==> flow/design.v <==
module register_async #(
  parameter integer WIDTH                 = 8
) (
  input  wire                             clk,
  input  wire                             reset,
  input  wire                             enable,
  input  wire        [ WIDTH -1 : 0 ]     in,
  output wire        [ WIDTH -1 : 0 ]     out
);
  reg [ WIDTH -1 : 0 ] out_reg;
  always @(posedge clk or posedge reset)
  begin
    if (reset)
      out_reg <= 'b0;
    else if (enable)
      out_reg <= in;
  end
  assign out = out_reg;
endmodule
module signed_adder #(
  parameter integer IN1_WIDTH             = 8,
  parameter integer IN2_WIDTH             = 8,
  parameter integer OUT_WIDTH             = 8
) (
  input  wire signed [ IN1_WIDTH  -1 : 0 ] a,
  input  wire signed [ IN2_WIDTH  -1 : 0 ] b,
  output wire signed [ OUT_WIDTH  -1 : 0 ] out
);
assign out = a + b;
endmodule
module accumulator #(
  parameter integer IN_WIDTH              = 8,
  parameter integer OUT_WIDTH             = 8
) (
  input  wire                             clk,
  input  wire                             reset,
  input  wire                             clear,
  input  wire signed [ IN_WIDTH  -1 : 0 ] in,
  output wire signed [ OUT_WIDTH -1 : 0 ] out
);
wire signed [OUT_WIDTH-1:0] next_out = clear ? in : in + out;
register_async #(
  .WIDTH        ( OUT_WIDTH   )
) acc_reg_inst (
  .clk          ( clk         ),
  .reset        ( reset       ),
  .enable       ( 1'b1        ),
  .in           ( next_out    ),
  .out          ( out         )
);
endmodule
module signed_spatial_mult #(
  parameter integer PRECISION                     = 8,                                    
  parameter integer L_PRECISION                   = 2,                                     
  parameter integer TOP_MODULE                    = 1,                                     
  parameter integer A_SIGN_EXTEND                 = 0,                                     
  parameter integer B_SIGN_EXTEND                 = 0,                                     
  parameter integer IN_WIDTH                      = (PRECISION/L_PRECISION) * PRECISION,   
  parameter integer A_WIDTH                       = IN_WIDTH,                              
  parameter integer B_WIDTH                       = IN_WIDTH,                              
  parameter integer OUT_WIDTH                     = PRECISION * 2 + A_SIGN_EXTEND + B_SIGN_EXTEND,                         
  parameter integer NUM_LEVELS                    = $clog2(PRECISION/L_PRECISION),         
  parameter integer MODE_WIDTH                    = 2 * NUM_LEVELS,                        
  parameter integer HALF_PRECISION                = PRECISION / 2                          
) (
  input                                           clk,
  input                                           reset,
  input  wire        [ 2              -1 : 0 ]    prev_level_mode,
  input  wire        [ MODE_WIDTH     -1 : 0 ]    mode,
  input  wire        [ A_WIDTH        -1 : 0 ]    a,
  input  wire        [ B_WIDTH        -1 : 0 ]    b,
  output wire        [ OUT_WIDTH      -1 : 0 ]    out
);
genvar ii, jj, kk;
generate
    wire [2-1:0] higher_level_mode;
    if (TOP_MODULE == 1)
      assign higher_level_mode = 2'b0;
    else
      assign higher_level_mode = prev_level_mode;
    localparam integer A_SIGNED_WIDTH = A_WIDTH + A_SIGN_EXTEND;
    localparam integer B_SIGNED_WIDTH = B_WIDTH + B_SIGN_EXTEND;
    wire signed [ A_SIGNED_WIDTH -1 : 0 ] a_signed;
    wire signed [ B_SIGNED_WIDTH -1 : 0 ] b_signed;
    wire signed [ OUT_WIDTH      -1 : 0 ] out_signed;
    wire a_mode, b_mode;
    assign {a_mode, b_mode} = prev_level_mode;
    assign a_signed = {a_mode && a[IN_WIDTH-1], a};
    assign b_signed = {b_mode && b[IN_WIDTH-1], b};
  if (PRECISION == L_PRECISION)
  begin: FULL_PRECISION  
    assign out_signed = a_signed * b_signed;
    assign out = out_signed;
  end
  else
  begin: LP_MULT_INST
    wire [1:0] curr_level_mode = mode[MODE_WIDTH-1:MODE_WIDTH-2];
    localparam integer LP_MULT_IN_W = IN_WIDTH / 4;
    wire [ LP_MULT_IN_W - 1 : 0 ] a_0;
    wire [ LP_MULT_IN_W - 1 : 0 ] a_1;
    wire [ LP_MULT_IN_W - 1 : 0 ] a_2;
    wire [ LP_MULT_IN_W - 1 : 0 ] a_3;
    wire [ LP_MULT_IN_W - 1 : 0 ] b_0;
    wire [ LP_MULT_IN_W - 1 : 0 ] b_1;
    wire [ LP_MULT_IN_W - 1 : 0 ] b_2;
    wire [ LP_MULT_IN_W - 1 : 0 ] b_3;
    localparam integer II_MAX = PRECISION/(L_PRECISION*2);
    localparam integer JJ_MAX = PRECISION/(L_PRECISION*2); 
    if (TOP_MODULE == 1)
    begin: B_TRANSPOSE
      for (ii=0; ii<II_MAX; ii=ii+1)
      begin: LOOP_II
        for (jj=0; jj<JJ_MAX; jj=jj+1)
        begin: LOOP_JJ
          for (kk=0; kk<L_PRECISION; kk=kk+1)
          begin: LOOP_KK
            assign b_0[kk+L_PRECISION*(jj+ii*JJ_MAX)] = b[kk+L_PRECISION*((ii + 0     )+(jj + 0     )*JJ_MAX*2)];
            assign b_1[kk+L_PRECISION*(jj+ii*JJ_MAX)] = b[kk+L_PRECISION*((ii + 0     )+(jj + II_MAX)*JJ_MAX*2)];
            assign b_2[kk+L_PRECISION*(jj+ii*JJ_MAX)] = b[kk+L_PRECISION*((ii + JJ_MAX)+(jj + 0     )*JJ_MAX*2)];
            assign b_3[kk+L_PRECISION*(jj+ii*JJ_MAX)] = b[kk+L_PRECISION*((ii + JJ_MAX)+(jj + II_MAX)*JJ_MAX*2)];
          end
        end
      end
    end else
    begin
      for (ii=0; ii<II_MAX; ii=ii+1)
      begin: LOOP_II
        for (jj=0; jj<JJ_MAX; jj=jj+1)
        begin: LOOP_JJ
          for (kk=0; kk<L_PRECISION; kk=kk+1)
          begin: LOOP_KK
            assign b_0[kk+L_PRECISION*(jj+ii*JJ_MAX)] = b[kk+L_PRECISION*((jj + 0     )+(ii + 0     )*JJ_MAX*2)];
            assign b_1[kk+L_PRECISION*(jj+ii*JJ_MAX)] = b[kk+L_PRECISION*((jj + JJ_MAX)+(ii + 0     )*JJ_MAX*2)];
            assign b_2[kk+L_PRECISION*(jj+ii*JJ_MAX)] = b[kk+L_PRECISION*((jj + 0     )+(ii + II_MAX)*JJ_MAX*2)];
            assign b_3[kk+L_PRECISION*(jj+ii*JJ_MAX)] = b[kk+L_PRECISION*((jj + JJ_MAX)+(ii + II_MAX)*JJ_MAX*2)];
          end
        end
      end
    end
    for (ii=0; ii<II_MAX; ii=ii+1)
    begin: LOOP_II
      for (jj=0; jj<JJ_MAX; jj=jj+1)
      begin: LOOP_JJ
        for (kk=0; kk<L_PRECISION; kk=kk+1)
        begin: LOOP_KK
          assign a_0[kk+L_PRECISION*(jj+ii*JJ_MAX)] = a[kk+L_PRECISION*((jj + 0     )+(ii + 0     )*JJ_MAX*2)];
          assign a_1[kk+L_PRECISION*(jj+ii*JJ_MAX)] = a[kk+L_PRECISION*((jj + JJ_MAX)+(ii + 0     )*JJ_MAX*2)];
          assign a_2[kk+L_PRECISION*(jj+ii*JJ_MAX)] = a[kk+L_PRECISION*((jj + 0     )+(ii + II_MAX)*JJ_MAX*2)];
          assign a_3[kk+L_PRECISION*(jj+ii*JJ_MAX)] = a[kk+L_PRECISION*((jj + JJ_MAX)+(ii + II_MAX)*JJ_MAX*2)];
        end
      end
    end
    wire signed [ PRECISION + 1             + 1             -1 : 0 ] pp_0;
    wire signed [ PRECISION + A_SIGN_EXTEND + 1             -1 : 0 ] pp_1;
    wire signed [ PRECISION + 1             + B_SIGN_EXTEND -1 : 0 ] pp_2;
    wire signed [ PRECISION + A_SIGN_EXTEND + B_SIGN_EXTEND -1 : 0 ] pp_3;
    wire [MODE_WIDTH-3:0] lower_level_mode;
    if (PRECISION == L_PRECISION*2)
    begin: LAST_LEVEL
      assign lower_level_mode = 'b0;
    end
    else
    begin: NEXT_LEVEL
      assign lower_level_mode = mode[MODE_WIDTH-3:0];
    end
    wire [2-1:0] m0_sign_mode;
    wire [2-1:0] m1_sign_mode;
    wire [2-1:0] m2_sign_mode;
    wire [2-1:0] m3_sign_mode;
    assign m0_sign_mode = curr_level_mode;
    assign m1_sign_mode = {higher_level_mode[1], curr_level_mode[0]};
    assign m2_sign_mode = {curr_level_mode[1], higher_level_mode[0]};
    assign m3_sign_mode = higher_level_mode;
    signed_spatial_mult #(HALF_PRECISION, L_PRECISION, 0, 1            , 1            ) m0 (clk, reset, m0_sign_mode, lower_level_mode, a_0, b_0, pp_0);
    signed_spatial_mult #(HALF_PRECISION, L_PRECISION, 0, A_SIGN_EXTEND, 1            ) m1 (clk, reset, m1_sign_mode, lower_level_mode, a_1, b_1, pp_1);
    signed_spatial_mult #(HALF_PRECISION, L_PRECISION, 0, 1            , B_SIGN_EXTEND) m2 (clk, reset, m2_sign_mode, lower_level_mode, a_2, b_2, pp_2);
    signed_spatial_mult #(HALF_PRECISION, L_PRECISION, 0, A_SIGN_EXTEND, B_SIGN_EXTEND) m3 (clk, reset, m3_sign_mode, lower_level_mode, a_3, b_3, pp_3);
    wire signed [OUT_WIDTH-1:0] spp_0;
    wire signed [OUT_WIDTH-1:0] spp_1;
    wire signed [OUT_WIDTH-1:0] spp_2;
    wire signed [OUT_WIDTH-1:0] spp_3;
    reg [1:0] s_0;
    reg [1:0] s_1;
    reg [1:0] s_2;
    reg [1:0] s_3;
    always @(*) begin
      case (curr_level_mode)
        0: begin
          s_0 = 2'd0;
          s_1 = 2'd1;
          s_2 = 2'd1;
          s_3 = 2'd2;
        end
        1: begin
          s_0 = 2'd0;
          s_1 = 2'd1;
          s_2 = 2'd0;
          s_3 = 2'd1;
        end
        2: begin
          s_0 = 2'd0;
          s_1 = 2'd0;
          s_2 = 2'd1;
          s_3 = 2'd1;
        end
        3: begin
          s_0 = 2'd0;
          s_1 = 2'd0;
          s_2 = 2'd0;
          s_3 = 2'd0;
        end
      endcase
    end
    assign spp_0 = pp_0 <<< (s_0 * HALF_PRECISION);
    assign spp_1 = pp_1 <<< (s_1 * HALF_PRECISION);
    assign spp_2 = pp_2 <<< (s_2 * HALF_PRECISION);
    assign spp_3 = pp_3 <<< (s_3 * HALF_PRECISION);
    assign out = spp_0 + spp_1 + spp_2 + spp_3;
  end  
  endgenerate
endmodule
module systolic_array #(
  parameter integer ARRAY_N               = 4,
  parameter integer ARRAY_M               = 2,
  parameter integer PMAX                  = 8,
  parameter integer PMIN                  = 2,
  parameter integer ACT_WIDTH             = ARRAY_N * PMAX * (PMAX/PMIN),
  parameter integer WGT_WIDTH             = ARRAY_M * ARRAY_N * PMAX * (PMAX/PMIN),
  parameter integer ACCUMULATOR_WIDTH     = 4 * PMAX,
  parameter integer OUT_WIDTH             = ARRAY_M * ACCUMULATOR_WIDTH,
  parameter integer MODE_WIDTH            = $clog2(PMAX/PMIN) * 2
) (
  input  wire                               clk,
  input  wire                               reset,
  input  wire                               out_valid,
  input  wire                               acc_clear,
  input  wire        [ ACT_WIDTH  -1 : 0 ]  activation_in,
  input  wire        [ WGT_WIDTH  -1 : 0 ]  weight_in,
  input  wire        [ MODE_WIDTH -1 : 0 ]  mode,
  output wire        [ OUT_WIDTH  -1 : 0 ]  activation_out,
  output wire                               activation_valid
);
  localparam integer MULT_IN_WIDTH = PMAX * PMAX / PMIN;
  localparam integer MULT_OUT_WIDTH = 2 * PMAX;
  localparam integer ADDER_OUT_WIDTH = 2 * PMAX + $clog2(ARRAY_N);
  localparam integer SYSTOLIC_OUT_WIDTH = ADDER_OUT_WIDTH * ARRAY_M;
  wire        [ OUT_WIDTH          -1 : 0 ]  accumulator_out;
  wire        [ SYSTOLIC_OUT_WIDTH -1 : 0 ]  systolic_out;
  wire        [ ARRAY_M            -1 : 0 ]  systolic_out_valid;
  wire        [ ARRAY_M            -1 : 0 ]  _systolic_out_valid;
  wire        [ ARRAY_M            -1 : 0 ]  systolic_acc_clear;
  wire        [ ARRAY_M            -1 : 0 ]  _systolic_acc_clear;
  genvar n, m;
  generate
  for (m=0; m<ARRAY_M; m=m+1)
  begin: LOOP_INPUT_FORWARD
    for (n=0; n<ARRAY_N; n=n+1)
    begin: LOOP_OUTPUT_FORWARD
      wire        [ MULT_IN_WIDTH   -1 : 0 ] a;          
      wire        [ MULT_IN_WIDTH   -1 : 0 ] b;          
      wire signed [ MULT_OUT_WIDTH  -1 : 0 ] mult_out;   
      wire signed [ ADDER_OUT_WIDTH -1 : 0 ] mac_out;    
      wire        [ ADDER_OUT_WIDTH -1 : 0 ] adder_out;  
      if (m == 0)
      begin
        assign a = activation_in[n*MULT_IN_WIDTH+:MULT_IN_WIDTH];
      end
      else
      begin
        wire  [ MULT_IN_WIDTH -1 : 0 ] fwd_a;
        assign fwd_a = LOOP_INPUT_FORWARD[m-1].LOOP_OUTPUT_FORWARD[n].a;
        register_async #(MULT_IN_WIDTH) fwd_a_reg (clk, reset, 1'b1, fwd_a, a);
      end
      assign b = weight_in[(n + m*ARRAY_N)*MULT_IN_WIDTH+:MULT_IN_WIDTH];
      signed_spatial_mult #(
       .PRECISION           ( PMAX              ),   
       .L_PRECISION         ( PMIN              ),   
       .TOP_MODULE          ( 1                 )    
      ) mult_inst (
        .clk                ( clk               ),   
        .reset              ( reset             ),   
        .prev_level_mode    ( 2'b0              ),   
        .mode               ( mode              ),   
        .a                  ( a                 ),   
        .b                  ( b                 ),   
        .out                ( mult_out          )    
      );
      if (n > 0)
      begin: ADD_MULT_OUT
        wire signed [ ADDER_OUT_WIDTH -1 : 0 ] prev_mac_out;
        assign prev_mac_out = LOOP_INPUT_FORWARD[m].LOOP_OUTPUT_FORWARD[n-1].adder_out;
        signed_adder #(
          .IN1_WIDTH        ( MULT_OUT_WIDTH    ),
          .IN2_WIDTH        ( ADDER_OUT_WIDTH   ),
          .OUT_WIDTH        ( ADDER_OUT_WIDTH   )
        ) adder_inst (
          .a                ( mult_out          ),
          .b                ( prev_mac_out      ),
          .out              ( mac_out           )
        );
      end
      else
      begin
        assign mac_out = mult_out;
      end
      wire enable;
      assign enable = 1'b1;
      register_async #(
        .WIDTH              ( ADDER_OUT_WIDTH   )
      ) reg_inst (
        .clk                ( clk               ),   
        .reset              ( reset             ),   
        .enable             ( enable            ),   
        .in                 ( mac_out           ),   
        .out                ( adder_out         )    
      );
      if (n == ARRAY_N - 1)
      begin
        assign systolic_out[m*ADDER_OUT_WIDTH+:ADDER_OUT_WIDTH] = adder_out;
      end
    end
  end
  endgenerate
  register_async #(1) out_valid_delay1 (clk, reset, 1'b1, out_valid, _systolic_out_valid[0]);
  register_async #(1) out_valid_delay2 (clk, reset, 1'b1, _systolic_out_valid[0], systolic_out_valid[0]);
  register_async #(1) acc_clear_delay1 (clk, reset, 1'b1, acc_clear, _systolic_acc_clear[0]);
  assign systolic_acc_clear[0] = _systolic_acc_clear[0];
  genvar i;
  generate
  for (i=1; i<ARRAY_M; i=i+1)
  begin: CLEAR_AND_VALID
    register_async #(1) out_valid_delay2 (clk, reset, 1'b1, systolic_out_valid[i-1], systolic_out_valid[i]);
    register_async #(1) acc_clear_delay1 (clk, reset, 1'b1, systolic_acc_clear[i-1], systolic_acc_clear[i]);
  end
  endgenerate
  assign activation_out = accumulator_out;
  assign activation_valid = |systolic_out_valid;  
  generate
  for (i=0; i<ARRAY_M; i=i+1)
  begin: ACCUMULATOR
    wire acc_clr;
    wire [ADDER_OUT_WIDTH-1:0] acc_in;
    wire [ACCUMULATOR_WIDTH-1:0] acc_out;
    wire acc_out_valid;
    assign acc_clr = systolic_acc_clear[i];
    assign acc_in = systolic_out[i * ADDER_OUT_WIDTH +: ADDER_OUT_WIDTH];
    assign accumulator_out[ACCUMULATOR_WIDTH*i+:ACCUMULATOR_WIDTH] = acc_out;
    assign acc_out_valid = systolic_out_valid[i];
    accumulator #(
      .IN_WIDTH           ( ADDER_OUT_WIDTH     ),
      .OUT_WIDTH          ( ACCUMULATOR_WIDTH   )
    ) acc_inst (
      .clk                ( clk                 ),
      .reset              ( reset               ),
      .clear              ( acc_clr             ),
      .in                 ( acc_in              ),
      .out                ( acc_out             )
    );
  end
  endgenerate
endmodule
### Reports on systolic_array

Tool output for the design above, in the order of the flow.
Line numbers count from 1 in the design file above.
Not given: --

* design top: systolic_array
* clock port: clk
* standard-cell library: sky130hd
* corner: tt_025C_1v80

### After elaboration

Source: Yosys, flattened and elaborated, memories not mapped. Widths are those after wreduce; folded enables and synchronous resets count as part of the registers. Registers that Yosys merges into a memory's read port (data or address) are not register bits. Print and check cells do not count. Equal cells are merged and count once.

* equality and inequality tests: 6
* shift operators: 160
* multiply operators: 128
* reductions and logical operators: 207
* multiplexer cells: 10
* add/sub/neg operators: 128

Operator list (number)
* 3-bit by 3-bit multiplier with 6-bit output: 72
* 9-bit adder: 48
* 16-bit adder: 24
* 6-bit by 3-bit <<< shifter with 10-bit output: 32
* 5-bit by 3-bit <<< shifter with 9-bit output: 32
* 6-bit by 3-bit <<< shifter with 9-bit output: 32
* 9-bit by 4-bit <<< shifter with 16-bit output: 16
* 10-bit adder: 24
* 2-bit by 3-bit multiplier with 5-bit output: 24
* 3-bit by 2-bit multiplier with 5-bit output: 24
* 1-bit logical AND: 192
* 8-bit adder: 24
* 10-bit by 4-bit <<< shifter with 16-bit output: 8
* 5-bit by 3-bit <<< shifter with 8-bit output: 16
* 8-bit by 4-bit <<< shifter with 16-bit output: 8
* 18-bit by 32-bit adder with 32-bit output: 2
* 2-bit by 2-bit multiplier with 4-bit output: 8
* 4-bit by 3-bit <<< shifter with 8-bit output: 8
* 6-bit by 3-bit <<< shifter with 8-bit output: 8
* 32-bit two-way mux: 2
* 16-bit by 17-bit adder with 18-bit output: 2
* 16-bit by 18-bit adder with 18-bit output: 2
* 16-bit by 16-bit adder with 17-bit output: 2
* 2-bit OR reduction: 11
* 2-bit case mux with 2-bit select: 4
* 2-bit case mux with 3-bit select: 2
* 2-bit equality test (second input constant): 4
* 4-bit OR reduction: 2

Other operator kinds: 3; their cells: 6.

* output and inout port bits: 65
* elaborated cells: 658
* bits of input ports: 392
* register bits: 335

### Longest topological paths

Depth = most cells in a row (Yosys ltp): at word level without a register or memory, in the mapped netlist without a sequential cell, where the memories' decode and read muxes count.

* depth after elaboration: 12
* ABC_AREA: 0
* depth in mapped cells: 44

### Mapped cells and area

Source: synth_stat.txt of the flow (Yosys; design flattened, memories mapped). It holds for the ABC_AREA given above (unset counts as 0); a run with the other value may have another netlist.
Totals and module areas in this step are rounded.

Cell types
* sky130_fd_sc_hd__fa_1: number 1155, total area 2.31E+04 um^2
* sky130_fd_sc_hd__ha_1: number 1047, total area 1.31E+04 um^2
* sky130_fd_sc_hd__dfrtp_1: number 335, total area 8383.04 um^2
* sky130_fd_sc_hd__inv_1: number 1892, total area 7.1E+03 um^2
* sky130_fd_sc_hd__xnor2_1: number 629, total area 5.51E+03 um^2
* sky130_fd_sc_hd__nand2_1: number 1062, total area 3.99E+03 um^2
* sky130_fd_sc_hd__a21oi_1: number 686, total area 3.43E+03 um^2
* sky130_fd_sc_hd__nor2_1: number 587, total area 2.2E+03 um^2
* sky130_fd_sc_hd__xor2_1: number 207, total area 1.81E+03 um^2
* sky130_fd_sc_hd__o21ai_0: number 275, total area 1376.32 um^2
* sky130_fd_sc_hd__and2_1: number 205, total area 1282.48 um^2
* sky130_fd_sc_hd__a21o_1: number 146, total area 1.1E+03 um^2
* sky130_fd_sc_hd__or2_2: number 163, total area 1.02E+03 um^2
* sky130_fd_sc_hd__o21bai_1: number 126, total area 945.907 um^2
* sky130_fd_sc_hd__mux2i_1: number 93, total area 930.893 um^2
* sky130_fd_sc_hd__nand3_1: number 181, total area 905.869 um^2
* sky130_fd_sc_hd__nand2b_1: number 130, total area 813.28 um^2
* sky130_fd_sc_hd__clkbuf_1: number 190, total area 713.184 um^2

Not listed: further types 50, cells in them 634.

* standard cells after synthesis: 9743
* flip-flop cells: 335
* buffers: 237
* synthesis area: 82200 um^2

By module: a second synthesis without flattening, with its own total; a netlist apart from the flattened one above.

* cells (unflattened synthesis): 10762
* area (unflattened synthesis): 97400 um^2

Rows give one instance, submodules left out.

Modules
* signed_spatial_mult: area 260 um^2, instances 72, cells 30
* signed_spatial_mult: area 1840 um^2, instances 8, cells 226
* signed_spatial_mult: area 1140 um^2, instances 8, cells 141
* signed_spatial_mult: area 1050 um^2, instances 8, cells 129
* signed_spatial_mult: area 1050 um^2, instances 8, cells 129
* register_async #(WIDTH=32): area 1350 um^2, instances 6, cells 69
* signed_spatial_mult: area 898 um^2, instances 8, cells 107
* register_async #(WIDTH=18): area 726 um^2, instances 8, cells 39
* signed_adder: area 918 um^2, instances 6, cells 129
* accumulator: area 2080 um^2, instances 2, cells 298
* signed_spatial_mult: area 133 um^2, instances 24, cells 12
* signed_spatial_mult: area 133 um^2, instances 24, cells 12
* signed_spatial_mult: area 76.3 um^2, instances 8, cells 7
* register_async #(WIDTH=1): area 43.8 um^2, instances 5, cells 3
* systolic_array: area 13.8 um^2, instances 1, cells 3

### Path before layout

Path of least setup slack by OpenSTA after synthesis, without wires, with an ideal clock, recovery checks aside; 20% of the period is set as input and as output delay. Where synthesis merged equal registers, the netlist keeps one of their names.

* path type: input-to-reg
* start point: input mode[1]
* end point: register LOOP_INPUT_FORWARD[1].LOOP_OUTPUT_FORWARD[3].reg_inst.out_reg[17]
* stages: 42
* path slack: -806 ps
* data required time: 10866 ps
* period: 11000 ps
* path delay: 9606 ps
* arrival: 11672 ps
* external input delay: 2200 ps
* synthesis period reached: 11806 ps

"path delay" = arrival - input delay + setup time.
"stages": output pins that drive a net of the path, with the launching flip-flop's if there is one; two outputs of one cell count as two.
"synthesis period reached" = period - worst setup slack (recovery checks aside). The figure is calculated, with input and output delays left at 20% of the set period.
The rows between start and end are the longest chain of elaborated cells between them; the timing report does not say that the signal goes this way. Where chains are equally long, one stands for them.
A line is the first line of the expression or statement that the cell stems from. Yosys adds cells for indexed reads and writes and turns some case tables into memories.

* path through: sky130_fd_sc_hd__clkbuf_1 -> sky130_fd_sc_hd__buf_1 -> sky130_fd_sc_hd__clkbuf_1 -> sky130_fd_sc_hd__clkbuf_1 -> sky130_fd_sc_hd__nand3_1 -> sky130_fd_sc_hd__inv_1 -> sky130_fd_sc_hd__fa_1 -> sky130_fd_sc_hd__ha_1 -> sky130_fd_sc_hd__ha_1 -> sky130_fd_sc_hd__fa_1 -> sky130_fd_sc_hd__xnor2_1 -> sky130_fd_sc_hd__xnor2_1 -> sky130_fd_sc_hd__nand2_1 -> sky130_fd_sc_hd__o21a_1 -> sky130_fd_sc_hd__fa_1 -> sky130_fd_sc_hd__inv_1 -> sky130_fd_sc_hd__fa_1 -> sky130_fd_sc_hd__inv_1 -> [... 6 more ...] -> sky130_fd_sc_hd__xnor2_1 -> sky130_fd_sc_hd__inv_1 -> sky130_fd_sc_hd__nor2_1 -> sky130_fd_sc_hd__a21oi_1 -> sky130_fd_sc_hd__fa_1 -> sky130_fd_sc_hd__fa_1 -> sky130_fd_sc_hd__inv_1 -> sky130_fd_sc_hd__ha_1 -> sky130_fd_sc_hd__nand2_1 -> sky130_fd_sc_hd__o21ai_0 -> sky130_fd_sc_hd__or4_1 -> sky130_fd_sc_hd__and4_1 -> sky130_fd_sc_hd__or3_1 -> sky130_fd_sc_hd__ha_1 -> sky130_fd_sc_hd__and3_1 -> sky130_fd_sc_hd__o21ai_0 -> sky130_fd_sc_hd__a31o_2 -> sky130_fd_sc_hd__xnor3_1
* cells in the longest elaborated chain: 12
* elaborated cells on any way between the ends: 66
* those cells by class: add/sub: 16; mul: 8; eq/ne: 3; shift: 20; mux: 4; reduce/logical: 15

RTL lines, path post-synthesis
* start: declaration: line 239 `input  wire        [ MODE_WIDTH -1 : 0 ]  mode,`
* 2-bit equality test: line 187 `case (curr_level_mode)`
* 4-bit OR reduction
* 2-bit two-way mux: line 187
* 6-bit by 3-bit <<< shifter with 10-bit output: line 214 `assign spp_0 = pp_0 <<< (s_0 * HALF_PRECISION);`
* 10-bit adder x3: line 218 `assign out = spp_0 + spp_1 + spp_2 + spp_3;`
* 10-bit by 4-bit <<< shifter with 16-bit output: line 214
* 16-bit adder x3: line 218
* 16-bit by 18-bit adder with 18-bit output: line 29 `assign out = a + b;`
* end: assignment: line 14 `out_reg <= 'b0;`
* end: assignment: line 16 `out_reg <= in;`
* end: declaration: line 10 `reg [ WIDTH -1 : 0 ] out_reg;`

### Worst path after layout

Path of least setup slack in the final report of run A (OpenROAD, finished layout, wires in). Where an end is a register, its clock arrival counts in the times.
The path's times are printed in steps of 10 ps; the period is the one set.

* path type: input-to-reg
* start point: input mode[0]
* end point: register LOOP_INPUT_FORWARD[0].LOOP_OUTPUT_FORWARD[3].reg_inst.out_reg[16]
* path slack: -1590 ps
* period: 7820 ps
* stages: 45
* external input delay: 1560 ps
* data required time: 8380 ps
* arrival: 9970 ps

The rows between start and end are the longest chain of elaborated cells between them; the timing report does not say that the signal goes this way. Where chains are equally long, one stands for them.

* path through: sky130_fd_sc_hd__buf_12 -> sky130_fd_sc_hd__buf_8 -> sky130_fd_sc_hd__nand2_4 -> sky130_fd_sc_hd__or2_4 -> sky130_fd_sc_hd__fa_1 -> sky130_fd_sc_hd__inv_2 -> sky130_fd_sc_hd__ha_4 -> sky130_fd_sc_hd__a31o_4 -> sky130_fd_sc_hd__ha_4 -> sky130_fd_sc_hd__fa_2 -> sky130_fd_sc_hd__xor2_1 -> sky130_fd_sc_hd__xnor2_1 -> sky130_fd_sc_hd__nand2b_4 -> sky130_fd_sc_hd__o21a_1 -> sky130_fd_sc_hd__fa_1 -> sky130_fd_sc_hd__inv_2 -> sky130_fd_sc_hd__fa_1 -> sky130_fd_sc_hd__inv_2 -> [... 9 more ...] -> sky130_fd_sc_hd__a21oi_2 -> sky130_fd_sc_hd__fa_1 -> sky130_fd_sc_hd__fa_1 -> sky130_fd_sc_hd__inv_2 -> sky130_fd_sc_hd__ha_4 -> sky130_fd_sc_hd__buf_6 -> sky130_fd_sc_hd__nand4_1 -> sky130_fd_sc_hd__o21ai_2 -> sky130_fd_sc_hd__nor4_4 -> sky130_fd_sc_hd__or3_1 -> sky130_fd_sc_hd__xnor2_1 -> sky130_fd_sc_hd__ha_1 -> sky130_fd_sc_hd__a21o_1 -> sky130_fd_sc_hd__a21oi_4 -> sky130_fd_sc_hd__inv_1 -> sky130_fd_sc_hd__a31oi_1 -> sky130_fd_sc_hd__o21bai_1 -> sky130_fd_sc_hd__xor2_1
* cells in the longest elaborated chain: 12
* elaborated cells on any way between the ends: 66
* those cells by class: add/sub: 16; mul: 8; eq/ne: 3; shift: 20; mux: 4; reduce/logical: 15

RTL lines, path after layout
* start: declaration: line 239 `input  wire        [ MODE_WIDTH -1 : 0 ]  mode,`
* 2-bit equality test: line 187 `case (curr_level_mode)`
* 4-bit OR reduction
* 2-bit two-way mux: line 187
* 6-bit by 3-bit <<< shifter with 10-bit output: line 214 `assign spp_0 = pp_0 <<< (s_0 * HALF_PRECISION);`
* 10-bit adder x3: line 218 `assign out = spp_0 + spp_1 + spp_2 + spp_3;`
* 10-bit by 4-bit <<< shifter with 16-bit output: line 214
* 16-bit adder x3: line 218
* 16-bit by 18-bit adder with 18-bit output: line 29 `assign out = a + b;`
* end: assignment: line 14 `out_reg <= 'b0;`
* end: assignment: line 16 `out_reg <= in;`
* end: declaration: line 10 `reg [ WIDTH -1 : 0 ] out_reg;`

Wiki page: systolic_array / flow data

3 stored runs of systolic_array in the flow (synthesis by Yosys, layout by OpenROAD, sky130hd cells), in arbitrary order. Constraints: input delay and output delay 20% of the set period each, output load 0.01 pF.
"clock period achieved" = clock period - worst setup slack. The figure is calculated, with input and output delays left at 20% of the set period.
"critical setup path time" = time allowed to the worst setup path (clock period - input delay - output delay, where it has them) - its slack; a late launch clock adds to it, a late capture clock takes from it.
"critical setup path time" is given in steps of 10 ps.
The measured numbers are rounded.

### Run A

Settings: `CORE_ASPECT_RATIO=1.78`, `CORE_UTILIZATION=50`, `CTS_CLUSTER_SIZE=100`, `MAX_ROUTING_LAYER=met4`, `PLACE_DENSITY_LB_ADDON=0.02`, `SETUP_SLACK_MARGIN=0.37`, `SLEW_MARGIN=35`, `TNS_END_PERCENT=30`, `period_ns=7.82`, `CAP_MARGIN=20`, `CORE_MARGIN=2`

- Yosys chip area after synthesis: 82200 um^2
- Die area: 168000 um^2
- Post-layout utilization: 0.708
- Worst setup slack after layout: -1590 ps
- Clock period achieved: 9406 ps
- Critical setup path time: 7840 ps
- Critical path type: input-to-reg

### Run B

Settings: `CORE_UTILIZATION=40`, `period_ns=10.9`, `CAP_MARGIN=20`, `CORE_MARGIN=2`, `SLEW_MARGIN=20`

- Yosys chip area after synthesis: 82200 um^2
- Die area: 209000 um^2
- Post-layout utilization: 0.507
- Worst setup slack after layout: 288 ps
- Clock period achieved: 10612 ps
- Critical setup path time: 8430 ps
- Critical path type: input-to-reg

### Run C

Settings: `ABC_AREA=0`, `CAP_MARGIN=40`, `CELL_PAD_IN_SITES_GLOBAL_PLACEMENT=0`, `CORE_MARGIN=8`, `CORE_UTILIZATION=17`, `CTS_CLUSTER_DIAMETER=25`, `GPL_ROUTABILITY_DRIVEN=0`, `GPL_TIMING_DRIVEN=0`, `MIN_ROUTING_LAYER=met2`, `PLACE_DENSITY=0.86`, `TNS_END_PERCENT=10`, `period_ns=6.48`, `SLEW_MARGIN=20`

Did not finish, routing stopped with GRT-0116.
